==> flow/design.v <==
`timescale 1ns / 1ps
module signed_unsigned_converter #(parameter WIDTH = 16) (
    input wire [WIDTH-1:0] data_in,   
    input wire is_signed,             
    output reg [WIDTH-1:0] data_out   
);
    reg signed [WIDTH-1:0] signed_data;    
    reg [WIDTH-1:0] unsigned_data;         
    always @(*) begin
        if (is_signed) begin
            signed_data = data_in;   
            unsigned_data = signed_data + (1 << (WIDTH-1));   
            data_out = unsigned_data;
        end else begin
            unsigned_data = data_in;   
            signed_data = unsigned_data - (1 << (WIDTH-1));   
            data_out = signed_data;
        end
    end
endmodule
module clk_divider #(
	parameter FRE_DIV = 2499				 
)(
    input clk,
    input rst_n,               
    output reg sample_en       
);
    localparam W = $clog2(FRE_DIV + 1);
    localparam [W-1:0] LAST = FRE_DIV;
    reg [W-1:0] clk_div;
    always @(posedge clk or negedge rst_n) begin
        if (!rst_n) begin
            clk_div <= {W{1'b0}};
            sample_en <= 1'b0;
        end else begin
            if (clk_div == LAST) begin
                clk_div <= {W{1'b0}};
                sample_en <= 1'b1;
            end else begin
                clk_div <= clk_div + 1'b1;
                sample_en <= 1'b0;
            end
        end
    end
endmodule
module wave_cal #(
    parameter N = 8,                        
    parameter SAMPLE_POINTS = 64,           
    parameter LOG_2_SAMPLE_POINTS = 6,      
    parameter JUDGE_THRESHOLD = 700,        
    parameter FRE_DIV = 1249                
)(
    input wire clk,
    input wire rst_n,
    input wire [N-1:0] data_in_unsigned,
    output reg signed[N-1:0] signal_dc_removed,   
    output reg unsigned[N-1:0] vpp,               
    output reg unsigned[N-1:0] dc_offset,         
    output reg [N-1:0] papr,                      
    output reg is_sine_wave                       
);
    localparam L = LOG_2_SAMPLE_POINTS;
    localparam SW = 2*N - 2 + L;
    localparam [L-1:0] LAST = SAMPLE_POINTS - 1;
    localparam [2*N-3:0] THR = JUDGE_THRESHOLD;
    reg [L-1:0] sample_count_dc;
    reg unsigned[N-1:0] max_value;
    reg unsigned[N-1:0] min_value;
    wire [N:0] max_plus_min = {1'b0, max_value} + {1'b0, min_value};
    wire sample_clk;
    reg [SW-1:0] sum_squares;
    reg [L-1:0] sample_count_id;
    clk_divider #(.FRE_DIV (FRE_DIV)) clk_divider_inst(
        .clk(clk),
        .rst_n(rst_n),
        .sample_en(sample_clk)
    );
    always @(posedge clk or negedge rst_n) begin
        if (!rst_n) begin
            sample_count_dc <= {L{1'b0}};
            max_value <= {N{1'b0}};
            min_value <= {N{1'b1}};
            vpp <= {N{1'b0}};
            dc_offset <= {N{1'b0}};
        end else if (sample_clk) begin
            if (data_in_unsigned > max_value)
                max_value <= data_in_unsigned;
            if (data_in_unsigned < min_value)
                min_value <= data_in_unsigned;
            if (sample_count_dc == LAST) begin
                vpp <= max_value - min_value;
                dc_offset <= max_plus_min[N:1];    
                max_value <= {N{1'b0}};
                min_value <= {N{1'b1}};
                sample_count_dc <= {L{1'b0}};
            end else begin
                sample_count_dc <= sample_count_dc + 1'b1;
            end
        end
    end
    always @(posedge clk or negedge rst_n) begin
        if (!rst_n) begin
            signal_dc_removed <= {N{1'b0}};
        end else if (|dc_offset) begin
            signal_dc_removed <= data_in_unsigned - dc_offset;
        end
    end
    wire signed [2*N-1:0] dc_sq_full = signal_dc_removed * signal_dc_removed;
    wire [2*N-2:0] dc_sq = dc_sq_full[2*N-2:0];
    wire [2*N-1:0] vpp_squared = vpp * vpp;                      
    wire [2*N-4:0] vpp_squared_scaled = vpp_squared[2*N-1:3];    
    wire [SW-L-1:0] valid = sum_squares[SW-1:L];                  
    wire [SW-L-1:0] err_vpp_valid = (valid > vpp_squared_scaled) ?
                                    valid - vpp_squared_scaled :
                                    vpp_squared_scaled - valid;
    wire [2*N-1:0] papr_q = vpp_squared / valid;
    always @(posedge clk or negedge rst_n) begin
        if (!rst_n) begin
            sum_squares <= {SW{1'b0}};
            sample_count_id <= {L{1'b0}};
            is_sine_wave <= 1'b0;
            papr <= {N{1'b0}};
        end else if (sample_clk) begin
            sum_squares <= sum_squares + dc_sq;
            if (sample_count_id == LAST) begin
                if (|valid) papr <= papr_q[N-1:0];
                else papr <= {N{1'b0}};
                is_sine_wave <= (err_vpp_valid < THR);
                sum_squares <= {SW{1'b0}};
                sample_count_id <= {L{1'b0}};
            end else
                sample_count_id <= sample_count_id + 1'b1;
        end
    end
endmodule
module wave_rectifier #( parameter N = 8)(
    input clk,
    input rst_n,
    input signed[N-1:0] signal_dc_removed,
    output reg signal_rectified  	 
);
    always @(posedge clk or negedge rst_n) begin
        if (!rst_n) begin
            signal_rectified <= 1'b0;
        end else begin
			signal_rectified <= ~signal_dc_removed[N-1] & (|signal_dc_removed[N-2:0]);
        end
    end
endmodule
module frequency_counter  #(
	parameter MEASURE_CLK_CNT = 200,		 
	parameter MEASURE_CLK = 20000            
)(
    input clk,
    input sample_en,
    input rst_n,
    input signal_in,          	 
    output [15:0] freq_out 	     
);
    localparam CW = $clog2(MEASURE_CLK_CNT + 1);           
    localparam EW = $clog2(MEASURE_CLK_CNT / 2 + 1);       
    localparam MW = $clog2(MEASURE_CLK + 1);
    localparam PW = $clog2((MEASURE_CLK_CNT / 2) * MEASURE_CLK + 1);
    localparam QW = $clog2(MEASURE_CLK / 2 + 1);
    localparam [CW-1:0] CNT_LAST = MEASURE_CLK_CNT;
    localparam [MW-1:0] MCLK = MEASURE_CLK;
    reg signal_prev;           
    reg [CW-1:0] count_clk;    
    reg [EW-1:0] count_signal; 
    reg [CW-1:0] N1;           
    reg [EW-1:0] N2;           
    reg [QW-1:0] freq_q;
    assign freq_out = freq_q;
    always @(posedge clk or negedge rst_n) begin
        if (!rst_n) begin
            signal_prev <= 1'b0;
        end else if (sample_en) begin
            signal_prev <= signal_in;
        end
    end
    always @(posedge clk or negedge rst_n) begin
        if (!rst_n) begin
            count_clk <= {CW{1'b0}};
            count_signal <= {EW{1'b0}};
            N1 <= {CW{1'b0}};
            N2 <= {EW{1'b0}};
        end else if (sample_en) begin
            count_clk <= count_clk + 1'b1;
            if (signal_in && !signal_prev) begin
                count_signal <= count_signal + 1'b1;
            end
            if (count_clk == CNT_LAST) begin
                N1 <= count_clk;
                N2 <= count_signal;
                count_clk <= {CW{1'b0}};
                count_signal <= {EW{1'b0}};
            end
        end
    end
    wire [PW-1:0] num = N2 * MCLK;
    wire [PW-1:0] quo = num / N1;
    always @(posedge clk or negedge rst_n) begin
        if (!rst_n) begin
            freq_q <= {QW{1'b0}};
        end else if (sample_en && (|N1)) begin
            freq_q <= quo[QW-1:0];
        end
    end
endmodule
module ma_measure #(
	parameter N=8
)(
    input        clk,
    input        sample_en,
    input        rst_n,
	input        ma_measure_enable,
    input  		[N-1:0] vpp,       
    output  	[7:0] ma           
);
    reg [N+13:0] vpp_mult;    
    reg [N+13:0] sum;
    reg [N:0]    ma_temp;
    reg [6:0]    ma_r;
    assign ma = {1'b0, ma_r};
    wire [N+13:0] v = vpp;
    wire [N+17:0] sum22 = sum * 5'd22;
    always @(posedge clk or negedge rst_n) begin
        if (!rst_n) begin
            vpp_mult <= {(N+14){1'b0}};
            sum      <= {(N+14){1'b0}};
            ma_temp  <= {(N+1){1'b0}};
            ma_r     <= 7'd0;
        end else if (sample_en && ma_measure_enable)begin
            vpp_mult <= (v << 13) + (v << 10) + (v << 9) + (v << 8) + (v << 4);
            sum <= vpp_mult + 13'd7143;
            ma_temp <= sum22[N+17:17];
            if (ma_temp < 7'd30)
                ma_r <= 7'd30;
            else if (ma_temp > 7'd100)
                ma_r <= 7'd100;
            else
                ma_r <= ma_temp[6:0];
        end else if (sample_en) ma_r <= 7'd0;
    end
endmodule
module mf_measure#(
	parameter N=16,
	parameter FW=16
)(
    input        clk,
    input        sample_en,
    input        rst_n,
	input        mf_measure_enable,
	input       [FW-1:0] fm_freq,   
    input  		[N-1:0] vpp,        
    output 	    [7:0] mf            
);
    reg [N+9:0] vpp_mult;    
    reg [N+9:0] mf_temp;
    reg [5:0]   mf_r;
    assign mf = {2'b00, mf_r};
    wire [N+9:0] v = vpp;
    wire [N+9:0] quo = vpp_mult / fm_freq;
    always @(posedge clk or negedge rst_n) begin
        if (!rst_n) begin
            vpp_mult <= {(N+10){1'b0}};
            mf_temp  <= {(N+10){1'b0}};
            mf_r     <= 6'd0;
        end else if (sample_en && mf_measure_enable)begin
			vpp_mult <= (v << 10) - (v << 4) - (v << 3);
            mf_temp <= (|fm_freq) ? quo : {(N+10){1'b0}};
            if (mf_temp < 6'd10)
                mf_r <= 6'd10;
            else if (mf_temp > 6'd50)
                mf_r <= 6'd50;
            else
                mf_r <= mf_temp[5:0];
        end
    end
endmodule
module measure #(
	parameter N=8,
	parameter WAVE_DIV=249
	)(
	input clk,
	input sample_en,
	input rst_n,
	input [N-1:0] signal_in_unsigned,
	input ma_measure_enable,
	input mf_measure_enable,
    output is_sine_wave,      		 
	output [15:0] freq_out,
	output [N-1:0]papr,				 
	output unsigned[N-1:0] vpp,
	output unsigned[N-1:0] dc_offset,
	output [7:0] ma,
	output [7:0] mf
);
    wire signed[N-1:0] signal_dc_removed;   	 
 	wire signal_rectified;
	wave_cal #(
		.N(N),
		.SAMPLE_POINTS(512),
		.LOG_2_SAMPLE_POINTS(9),
		.JUDGE_THRESHOLD(700),
		.FRE_DIV(WAVE_DIV)
	)wave_cal_inst(
		.clk(clk),
	    .rst_n(rst_n),
	    .data_in_unsigned(signal_in_unsigned),
	    .signal_dc_removed(signal_dc_removed),
	    .vpp(vpp),
		.dc_offset(dc_offset),
		.papr(papr),
	    .is_sine_wave(is_sine_wave)
	);
 	wave_rectifier #(.N(N)) wave_rectifier_inst(
		.clk(clk),
		.rst_n(rst_n),
		.signal_dc_removed(signal_dc_removed),
		.signal_rectified(signal_rectified)
	);
	frequency_counter #(
		.MEASURE_CLK_CNT(400),
		.MEASURE_CLK(20000)
	)frequency_counter_inst(
		.clk(clk),
		.sample_en(sample_en),
		.rst_n(rst_n),
		.signal_in(signal_rectified),
		.freq_out(freq_out)
	);
	ma_measure #(
		.N(N)
	)ma_measure_inst(
		.clk(clk),
		.sample_en(sample_en),
		.rst_n(rst_n),
		.ma_measure_enable(is_sine_wave & ma_measure_enable),
		.vpp(vpp),
		.ma(ma)
	);
	mf_measure #(
		.N(N),
		.FW(14)
	)mf_measure_inst(
		.clk(clk),
		.sample_en(sample_en),
		.rst_n(rst_n),
		.mf_measure_enable(mf_measure_enable),
		.fm_freq(freq_out[13:0]),
		.vpp(vpp),
		.mf(mf)
	);
endmodule
module data_sele(
    input sys_clk,
    input sys_rst_n,
    input [7:0]askdemod_vpp,
    input [9:0]fskdemod_vpp,
    input [7:0]pskdemod_vpp,
    input [7:0]askdemod_dc_offset,
    input [7:0]ask_papr,
    input [9:0]fsk_papr,
    input [7:0]psk_papr,
    input ask_is_sine_wave,
	input fsk_is_sine_wave,
	input [7:0] askdemod_data,
	input [9:0] fskdemod_data,
	input [7:0] pskdemod_data,
	input [39:0] fir_data_out,
	input [15:0] ask_freq_out,
	input [15:0] fsk_freq_out,
	input [15:0] psk_freq_out,
	input [7:0] ma,
    output reg[7:0] demod_data,
    output [7:0] uart_mod_type,
    output [15:0] uart_demod_fre
);
    reg [2:0]  mod_type;
    reg [13:0] demod_fre;
    assign uart_mod_type = {5'd0, mod_type};
    assign uart_demod_fre = {2'd0, demod_fre};
    always @(posedge sys_clk or negedge sys_rst_n) begin
        if(!sys_rst_n)begin
            demod_data <= 8'd0;
            mod_type <= 3'd0;
            demod_fre <= 14'd0;
        end
        else begin
            if(askdemod_dc_offset < 8'd60) begin
                if(ask_papr > 8'd5)begin
                    if(ma >= 8'd30 && ma <= 8'd35)
                        demod_data <= {askdemod_data[6:0], 1'b0};
                    else demod_data <= askdemod_data;
                    demod_fre <= ask_freq_out[13:0];
                    mod_type <= 3'd1;                    
                end
                else begin
                    demod_data <= askdemod_data;
                    demod_fre <= ask_freq_out[13:0];
                    mod_type <= 3'd2;                    
                end
            end
            else if(fsk_papr >= 10'd20)begin
                demod_data <= pskdemod_data;
                mod_type <= 3'd5;                        
                demod_fre <= psk_freq_out[13:0];
            end
            else if(fsk_papr >= 10'd5)begin
                demod_fre <= fsk_freq_out[13:0];
                mod_type <= 3'd3;                        
                if(fsk_freq_out <= 16'd1500)begin
                    demod_data <= {~fskdemod_data[7], fskdemod_data[4:0], 2'b00};
                end
                else if(fsk_freq_out <= 16'd2500)begin
                    demod_data <= {~fskdemod_data[7], fskdemod_data[5:0], 1'b0};
                end
                else demod_data <= {~fskdemod_data[7], fskdemod_data[6:0]};
            end
            else if(|fsk_papr)begin
                demod_data <= fskdemod_data[9:2];
                demod_fre <= fsk_freq_out[13:0];
                mod_type <= 3'd4;                        
            end
            else begin
                mod_type <= 3'd6;                        
            end
        end
    end
endmodule
module measure_sys(
	input            sys_clk,
	input            sys_rst_n,
	input      [7:0] askdemod_data,    
	input      [9:0] fsk_demod,        
	input      [7:0] pskdemod_data,    
	output     [7:0] demod_data,
	output     [7:0] uart_mod_type,
	output    [15:0] uart_demod_fre,
	output     [7:0] uart_mod_depth,
	output reg [7:0] uart_delta_freq
);
	localparam SAMPLE_DIV = 249;   
	localparam WAVE_DIV   = 24;    
	wire [8:0] fskdemod_data_9;
	wire [9:0] fskdemod_data_10;
	wire [7:0] ma;
	wire [7:0] mf;
	wire ask_is_sine_wave;
	wire fsk_is_sine_wave;
	wire [7:0] askdemod_vpp;
	wire [9:0] fskdemod_vpp;
	wire [7:0] pskdemod_vpp;
	wire [7:0] askdemod_dc_offset;
	wire [7:0] ask_papr;
	wire [9:0] fsk_papr;
	wire [7:0] psk_papr;
	wire [15:0] ask_freq_out;
	wire [15:0] fsk_freq_out;
	wire [15:0] psk_freq_out;
	signed_unsigned_converter #(9) signed_unsigned_converter_fsk2(
		.data_in(fsk_demod[8:0]),
		.is_signed(1'b1),
		.data_out(fskdemod_data_9)
	);
	signed_unsigned_converter #(10) signed_unsigned_converter_fsk3(
		.data_in(fsk_demod),
		.is_signed(1'b1),
		.data_out(fskdemod_data_10)
	);
	wire sample_en;
	clk_divider #(.FRE_DIV(SAMPLE_DIV)) clk_divider_inst(
		.clk(sys_clk),
		.rst_n(sys_rst_n),
		.sample_en(sample_en)
	);
	measure #(.N(8), .WAVE_DIV(WAVE_DIV)) measure_ask(
		.clk(sys_clk),
		.sample_en(sample_en),
		.rst_n(sys_rst_n),
		.signal_in_unsigned(askdemod_data),
		.ma_measure_enable(1'b1),
		.mf_measure_enable(1'b0),
		.is_sine_wave(ask_is_sine_wave),
		.freq_out(ask_freq_out),
		.papr(ask_papr),
		.vpp(askdemod_vpp),
		.dc_offset(askdemod_dc_offset),
		.ma(ma),
		.mf()
	);
	measure #(.N(9), .WAVE_DIV(WAVE_DIV)) measure_fsk(
		.clk(sys_clk),
		.sample_en(sample_en),
		.rst_n(sys_rst_n),
		.signal_in_unsigned(fskdemod_data_9),
		.ma_measure_enable(1'b0),
		.mf_measure_enable(1'b1),
		.is_sine_wave(fsk_is_sine_wave),
		.freq_out(fsk_freq_out),
		.papr(fsk_papr[8:0]),
		.vpp(fskdemod_vpp[8:0]),
		.dc_offset(),
		.ma(),
		.mf(mf)
	);
	assign fsk_papr[9] = 1'b0;
	assign fskdemod_vpp[9] = 1'b0;
	measure #(.N(8), .WAVE_DIV(WAVE_DIV)) measure_psk(
		.clk(sys_clk),
		.sample_en(sample_en),
		.rst_n(sys_rst_n),
		.signal_in_unsigned(pskdemod_data),
		.ma_measure_enable(1'b0),
		.mf_measure_enable(1'b0),
		.is_sine_wave(),
		.freq_out(psk_freq_out),
		.papr(psk_papr),
		.vpp(pskdemod_vpp),
		.dc_offset(),
		.ma(),
		.mf()
	);
	data_sele data_sele_inst(
		.sys_clk(sys_clk),
		.sys_rst_n(sys_rst_n),
		.askdemod_vpp(askdemod_vpp),
		.fskdemod_vpp(fskdemod_vpp),
		.pskdemod_vpp(pskdemod_vpp),
		.ask_papr(ask_papr),
		.fsk_papr(fsk_papr),
		.psk_papr(psk_papr),
		.askdemod_dc_offset(askdemod_dc_offset),
		.ask_is_sine_wave(ask_is_sine_wave),
		.fsk_is_sine_wave(fsk_is_sine_wave),
		.askdemod_data(askdemod_data),
		.fskdemod_data(fskdemod_data_10),
		.pskdemod_data(pskdemod_data),
		.fir_data_out(40'd0),
		.ma(ma),
		.ask_freq_out(ask_freq_out),
		.fsk_freq_out(fsk_freq_out),
		.psk_freq_out(psk_freq_out),
		.demod_data(demod_data),
		.uart_mod_type(uart_mod_type),
		.uart_demod_fre(uart_demod_fre)
	);
	reg [6:0] mod_depth;
	assign uart_mod_depth = {1'b0, mod_depth};
	wire [2:0] mod_type = uart_mod_type[2:0];
	always @(posedge sys_clk or negedge sys_rst_n) begin
		if (!sys_rst_n) begin
			mod_depth <= 7'd0;
			uart_delta_freq <= 8'd0;
		end
		else if (mod_type == 3'd1)
			mod_depth <= ma[6:0];
		else if (mod_type == 3'd3 || mod_type == 3'd4) begin
			mod_depth <= mf[6:0];
			if (mod_type == 3'd3)
				uart_delta_freq <= fskdemod_vpp[7:0];
		end
		else begin
			mod_depth <= 7'd0;
			uart_delta_freq <= 8'd0;
		end
	end
endmodule
Step by step through the tools: measure_sys:

What the tools print for measure_sys, step after step.
Line numbers count from 1 in the design file above.
Operators: Yosys type, input widths -> output width; for muxes data width and select width s.
Cell names lack the library's common part.
A cell with - has no value.

* top module: measure_sys
* clock input: sys_clk
* cell library: sky130hd
* library corner: tt_025C_1v80

Word-level counts:

Counts by Yosys on the flattened word-level netlist (proc, flatten, opt, wreduce; memories kept). Register bits leave out memories and registers merged into their read ports (data or address). Print and check cells are left out. Cells with the same type and inputs are merged into one.

* add/subtract/negate cells: 36
* $mul: 8
* div/mod/pow operators: 6
* order comparisons: 20
* equality and inequality tests: 16
* mux-type cells: 67
* bitwise gates (word level): 8
* reduce/logical cells: 54

Operators with widths (count)
* $div 22x9->22: 3
* $mul 8x10->17 const B: 3
* $div 18x16->18: 1
* $div 19x14->19: 1
* $div 16x14->16: 1
* $mux 8: 24
* $mul 9x9->18: 1
* $mul 9x9->17: 1
* $mul 8x8->16: 1
* $mul 8x8->15: 1
* $mux 9: 13
* $mul 22x4->25 const B: 1
* $add 9x1->9 const B: 8
* $eq 9x9->1 const B: 8
* $mux 14: 5
* $mux 7: 7
* $reduce_or 9->1: 5
* $reduce_and 2->1: 18
* $add 8x1->8 const B: 4
* $reduce_or 14->1: 2
* $add 25x17->25: 1
* $mux 25: 1
* $sub 8x8->8: 3
* $reduce_or 8->1: 3
* $add 23x15->23: 1
* $mux 23: 1
* $add 21x18->22: 1
* $add 22x12->22: 1

Other operator kinds: 52; their cells: 95.

* bits in registers: 549
* input port bits: 28
* output and inout port bits: 48

Depth:

Longest topological path by Yosys (ltp), each cell counted once; first at word level (registers and memories cut), then after technology mapping (sequential cells cut; the memories' decode and read muxes count).

* depth in word-level cells: 6
* ABC_AREA: 0
* depth in mapped cells: 281
* gate-level depth less buffers: 269

Mapped cells and area:

Source: synth_stat.txt of the flow (Yosys; design flattened, memories mapped). It holds for the ABC_AREA given above (unset counts as 0); a run with the other value may have another netlist.

Cells by type
* ha_1: count 1470, area in all 1.84E+04 µm²
* dfrtp_1: count 513, area in all 1.28E+04 µm²
* fa_1: count 240, area in all 4.8E+03 µm²
* o21a_1: count 587, area in all 4.41E+03 µm²
* nand2_1: count 1092, area in all 4.1E+03 µm²
* o21ai_0: count 748, area in all 3743.59 µm²
* a21oi_1: count 645, area in all 3.23E+03 µm²
* xnor2_1: count 368, area in all 3.22E+03 µm²
* nor2_1: count 826, area in all 3.1E+03 µm²
* nor3_1: count 619, area in all 3.1E+03 µm²
* inv_1: count 787, area in all 2.95E+03 µm²
* o31ai_1: count 350, area in all 2627.52 µm²
* mux2_2: count 171, area in all 1.93E+03 µm²
* xor2_1: count 209, area in all 1.83E+03 µm²
* a21o_1: count 230, area in all 1.73E+03 µm²
* nand2b_1: count 194, area in all 1.21E+03 µm²
* clkbuf_1: count 278, area in all 1.04E+03 µm²
* nand3_1: count 204, area in all 1.02E+03 µm²

Not listed: further types 118, cells in them 2044.

* mapped cells: 11575
* mapped area: 0.0914815 mm²
* flip-flop cells: 538
* buffers: 338

By module: a second synthesis without flattening, with its own total; a netlist apart from the flattened one above.

* cell total of the unflattened synthesis: 18784
* area total of the unflattened synthesis: 0.1471812 mm²

Rows give one instance, submodules left out.

Modules
* frequency_counter: times used 3, cells 1838, area 0.0137432 mm², seq. area 0.0012262 mm²
* wave_cal: times used 2, cells 2088, area 0.0168749 mm², seq. area 0.0022622 mm²
* mf_measure: times used 2, cells 1482, area 0.0109705 mm², seq. area 0.0009759 mm²
* wave_cal: times used 1, cells 2508, area 0.0202432 mm², seq. area 0.0024636 mm²
* mf_measure: times used 1, cells 1500, area 0.0112783 mm², seq. area 0.001026 mm²
* ma_measure (N=8): times used 2, cells 545, area 0.0046845 mm², seq. area 0.0013263 mm²
* ma_measure (N=9): times used 1, cells 585, area 0.0050261 mm², seq. area 0.0014013 mm²
* data_sele: times used 1, cells 232, area 0.0020032 mm², seq. area 0.0006256 mm²
* clk_divider (FRE_DIV=24): times used 3, cells 25, area 0.0002915 mm², seq. area 0.0001501 mm²
* measure_sys: times used 1, cells 64, area 0.0007557 mm², seq. area 0.0003754 mm²
* clk_divider (FRE_DIV=249): times used 1, cells 42, area 0.0004192 mm², seq. area 0.0002252 mm²
* wave_rectifier (N=8): times used 2, cells 4, area 0.0000475 mm², seq. area 0.000025 mm²
* signed_unsigned_converter (WIDTH=10): times used 1, cells 10, area 0.0000713 mm², seq. area 0 mm²
* signed_unsigned_converter (WIDTH=9): times used 1, cells 9, area 0.0000638 mm², seq. area 0 mm²

Modules not listed: 3.

Path before layout:

OpenSTA on the mapped netlist: ideal clock, no wires. The path of least setup slack (recovery checks aside). Input and output delay are each 20% of the period. Register names are those of the netlist, which keeps one name where synthesis merged equal registers.

* path kind: register to register
* start point: register measure_fsk.frequency_counter_inst.N2[2]
* end point: register measure_fsk.frequency_counter_inst.freq_q[0]
* clock period: 100.0 ns
* time at the first pin: 0.000 ns
* arrival: 52.563 ns
* required time: 99.876 ns
* slack: 47.313 ns
* delay of the path: 52.687 ns
* stages: 255
* buffers on the path: 20
* period reached after synthesis: 52.687 ns

"delay of the path" is the arrival time less input delay plus setup time.
"stages": output pins that drive a net of the path, with the launching flip-flop's if there is one; two outputs of one cell count as two.
"period reached after synthesis" is the clock period less the worst setup slack; recovery checks do not enter. This is arithmetic on one report: input and output delays are still those of the set period (20% each).
The rows between start and end are the longest chain of elaborated cells between them; the timing report does not say that the signal goes this way. Where chains are equally long, one stands for them.
Each line given opens the expression or statement behind the cell; cells for indexed reads and writes are added by Yosys, which also makes memories of some case tables.

* path through: dfrtp_1 -> inv_1 -> ha_1 -> ha_1 -> inv_1 -> fa_1 -> fa_1 -> inv_1 -> fa_1 -> a211o_1 -> a2111oi_0 -> o21a_1 -> o21ai_0 -> xnor2_1 -> ha_1 -> nor2_1 -> nor4_4 -> o2111a_1 -> (+219 left out) -> o21ai_0 -> nand2b_1 -> a21oi_1 -> nand3_1 -> or4b_4 -> mux2_1 -> ha_1 -> a21o_1 -> a21oi_1 -> nor2b_1 -> o21ai_0 -> nand2_1 -> a21oi_1 -> a21oi_1 -> nor2_1 -> o311ai_0 -> o221a_1 -> a211o_1
* cells in the longest elaborated chain: 2
* elaborated cells between the ends (all ways): 2

Ends and longest elaborated chain, post-synthesis
* start: declaration: line 171 `reg [EW-1:0] N2;`
* start: assignment: line 186 `N2 <= {EW{1'b0}};`
* start: assignment: line 194 `N2 <= count_signal;`
* $mul 8x10->17: line 200 `wire [PW-1:0] num = N2 * MCLK;`
* $div 22x9->22: line 201 `wire [PW-1:0] quo = num / N1;`
* end: assignment: line 204 `freq_q <= {QW{1'b0}};`
* end: assignment: line 206 `freq_q <= quo[QW-1:0];`
* end: declaration: line 172 `reg [QW-1:0] freq_q;`

Path in the finished layout:

Path of least setup slack in the final report of entry B (OpenROAD, finished layout, wires in). Where an end is a register, its clock arrival counts in the times.

* path kind: register to register
* start point: register measure_fsk.frequency_counter_inst.N2[3]
* end point: register measure_fsk.frequency_counter_inst.freq_q[0]
* clock period: 62.4 ns
* time at the first pin: 0.68 ns
* arrival: 60.25 ns
* required time: 62.96 ns
* slack: 2.71 ns
* stages: 241
* buffers on the path: 0

The rows between start and end are the longest chain of elaborated cells between them; the timing report does not say that the signal goes this way. Where chains are equally long, one stands for them.

* path through: dfrtp_1 -> inv_1 -> ha_1 -> ha_1 -> inv_1 -> fa_1 -> fa_1 -> inv_1 -> fa_1 -> a211o_1 -> a2111oi_0 -> o21a_1 -> o21ai_0 -> xnor2_1 -> ha_1 -> nor2_1 -> nor4_4 -> o2111a_1 -> (+205 left out) -> o21ai_0 -> nand2b_1 -> a21oi_1 -> nand3_1 -> or4b_4 -> mux2_1 -> ha_1 -> a21o_1 -> a21oi_1 -> nor2b_1 -> o21ai_0 -> nand2_1 -> a21oi_1 -> a21oi_1 -> nor2_1 -> o311ai_0 -> o221a_1 -> a211o_1
* cells in the longest elaborated chain: 2
* elaborated cells between the ends (all ways): 2

Ends and longest elaborated chain, after layout
* start: declaration: line 171 `reg [EW-1:0] N2;`
* start: assignment: line 186 `N2 <= {EW{1'b0}};`
* start: assignment: line 194 `N2 <= count_signal;`
* $mul 8x10->17: line 200 `wire [PW-1:0] num = N2 * MCLK;`
* $div 22x9->22: line 201 `wire [PW-1:0] quo = num / N1;`
* end: assignment: line 204 `freq_q <= {QW{1'b0}};`
* end: assignment: line 206 `freq_q <= quo[QW-1:0];`
* end: declaration: line 172 `reg [QW-1:0] freq_q;`

# Flow runs of measure_sys

Below are 5 stored runs of the flow (Yosys, OpenROAD; platform sky130hd) on measure_sys, each with its settings and what was measured, unordered. Constraints: input delay and output delay 20% of the set period each, output load 0.01 pF.
"achieved clock period" = clock period - worst setup slack. The figure is calculated, with input and output delays left at 20% of the set period.
"time on the worst setup path": the worst setup path's part of the clock period (all of it between registers, 20% less for each end at a port) less its slack. A launch clock that arrives late makes it longer, a capture clock that arrives late makes it shorter.
By "total power of the final layout" is meant OpenSTA's value without simulated activity: inputs other than the clock are taken to toggle once in ten clock periods, and the tool carries that through the logic.

### Entry A

Settings: `ABC_AREA=1`, `CAP_MARGIN=25`, `CELL_PAD_IN_SITES_DETAIL_PLACEMENT=2`, `CELL_PAD_IN_SITES_GLOBAL_PLACEMENT=2`, `CORE_ASPECT_RATIO=0.9`, `CORE_MARGIN=8`, `CORE_UTILIZATION=50`, `GPL_ROUTABILITY_DRIVEN=0`, `SETUP_SLACK_MARGIN=5.0`, `period_ns=97.9`, `SLEW_MARGIN=20`

No final report: placement broke off with DPL-0033.

### Entry B

Settings: `SETUP_SLACK_MARGIN=-2.0`, `period_ns=62.4`, `CAP_MARGIN=20`, `CORE_MARGIN=2`, `CORE_UTILIZATION=40`, `SLEW_MARGIN=20`

- Post-synthesis cell area: 0.0914815 mm²
- Area inside the die boundary: 0.232546 mm²
- Standard-cell area after layout: 0.0983994 mm²
- Utilization in the final report: 43.3%
- Worst setup slack after layout: 2.710 ns
- Summed negative setup slack: 0.000 ns
- Worst hold slack after layout: 0.474 ns
- Total power of the final layout: 894.3 uW
- Achieved clock period: 59.690 ns
- Time on the worst setup path: 59.69 ns
- Kind of the worst setup path: register to register

### Entry C

Settings: `CAP_MARGIN=5`, `CELL_PAD_IN_SITES_DETAIL_PLACEMENT=1`, `CORE_ASPECT_RATIO=1.53`, `CTS_CLUSTER_SIZE=75`, `GPL_ROUTABILITY_DRIVEN=0`, `MAX_ROUTING_LAYER=met4`, `TNS_END_PERCENT=5`, `period_ns=100.0`, `CORE_MARGIN=2`, `CORE_UTILIZATION=40`, `SLEW_MARGIN=20`

- Post-synthesis cell area: 0.0914815 mm²
- Area inside the die boundary: 0.232631 mm²
- Standard-cell area after layout: 0.0980653 mm²
- Utilization in the final report: 43.0%
- Worst setup slack after layout: 37.673 ns
- Summed negative setup slack: 0.000 ns
- Worst hold slack after layout: 0.422 ns
- Total power of the final layout: 529.1 uW
- Achieved clock period: 62.327 ns
- Time on the worst setup path: 62.33 ns
- Kind of the worst setup path: register to register

### Entry D

Settings: `CAP_MARGIN=15`, `CELL_PAD_IN_SITES_GLOBAL_PLACEMENT=3`, `CORE_ASPECT_RATIO=0.98`, `CORE_MARGIN=9`, `CORE_UTILIZATION=33`, `GPL_ROUTABILITY_DRIVEN=1`, `GPL_TIMING_DRIVEN=0`, `HOLD_SLACK_MARGIN=0.17`, `MAX_ROUTING_LAYER=met5`, `MIN_ROUTING_LAYER=met2`, `PLACE_DENSITY_LB_ADDON=0.09`, `SETUP_SLACK_MARGIN=-1.21`, `TNS_END_PERCENT=60`, `period_ns=50.2`, `SLEW_MARGIN=20`

- Post-synthesis cell area: 0.0914815 mm²
- Area inside the die boundary: 0.296496 mm²
- Standard-cell area after layout: 0.108269 mm²
- Utilization in the final report: 39.4%
- Worst setup slack after layout: -1.318 ns
- Summed negative setup slack: -1.669 ns
- Worst hold slack after layout: 0.467 ns
- Total power of the final layout: 1113 uW
- Achieved clock period: 51.518 ns
- Time on the worst setup path: 51.52 ns
- Kind of the worst setup path: register to register

### Entry E

Settings: `ABC_AREA=0`, `CELL_PAD_IN_SITES_DETAIL_PLACEMENT=1`, `CORE_ASPECT_RATIO=1.59`, `CORE_UTILIZATION=39`, `CTS_CLUSTER_SIZE=96`, `GPL_ROUTABILITY_DRIVEN=0`, `GPL_TIMING_DRIVEN=1`, `MAX_ROUTING_LAYER=met5`, `PLACE_DENSITY_LB_ADDON=0.06`, `SLEW_MARGIN=30`, `TNS_END_PERCENT=85`, `period_ns=48.0`, `CAP_MARGIN=20`, `CORE_MARGIN=2`

- Post-synthesis cell area: 0.0914815 mm²
- Area inside the die boundary: 0.238561 mm²
- Standard-cell area after layout: 0.114512 mm²
- Utilization in the final report: 49.0%
- Worst setup slack after layout: -0.812 ns
- Summed negative setup slack: -0.812 ns
- Worst hold slack after layout: 0.483 ns
- Total power of the final layout: 1104 uW
- Achieved clock period: 48.812 ns
- Time on the worst setup path: 48.81 ns
- Kind of the worst setup path: register to register
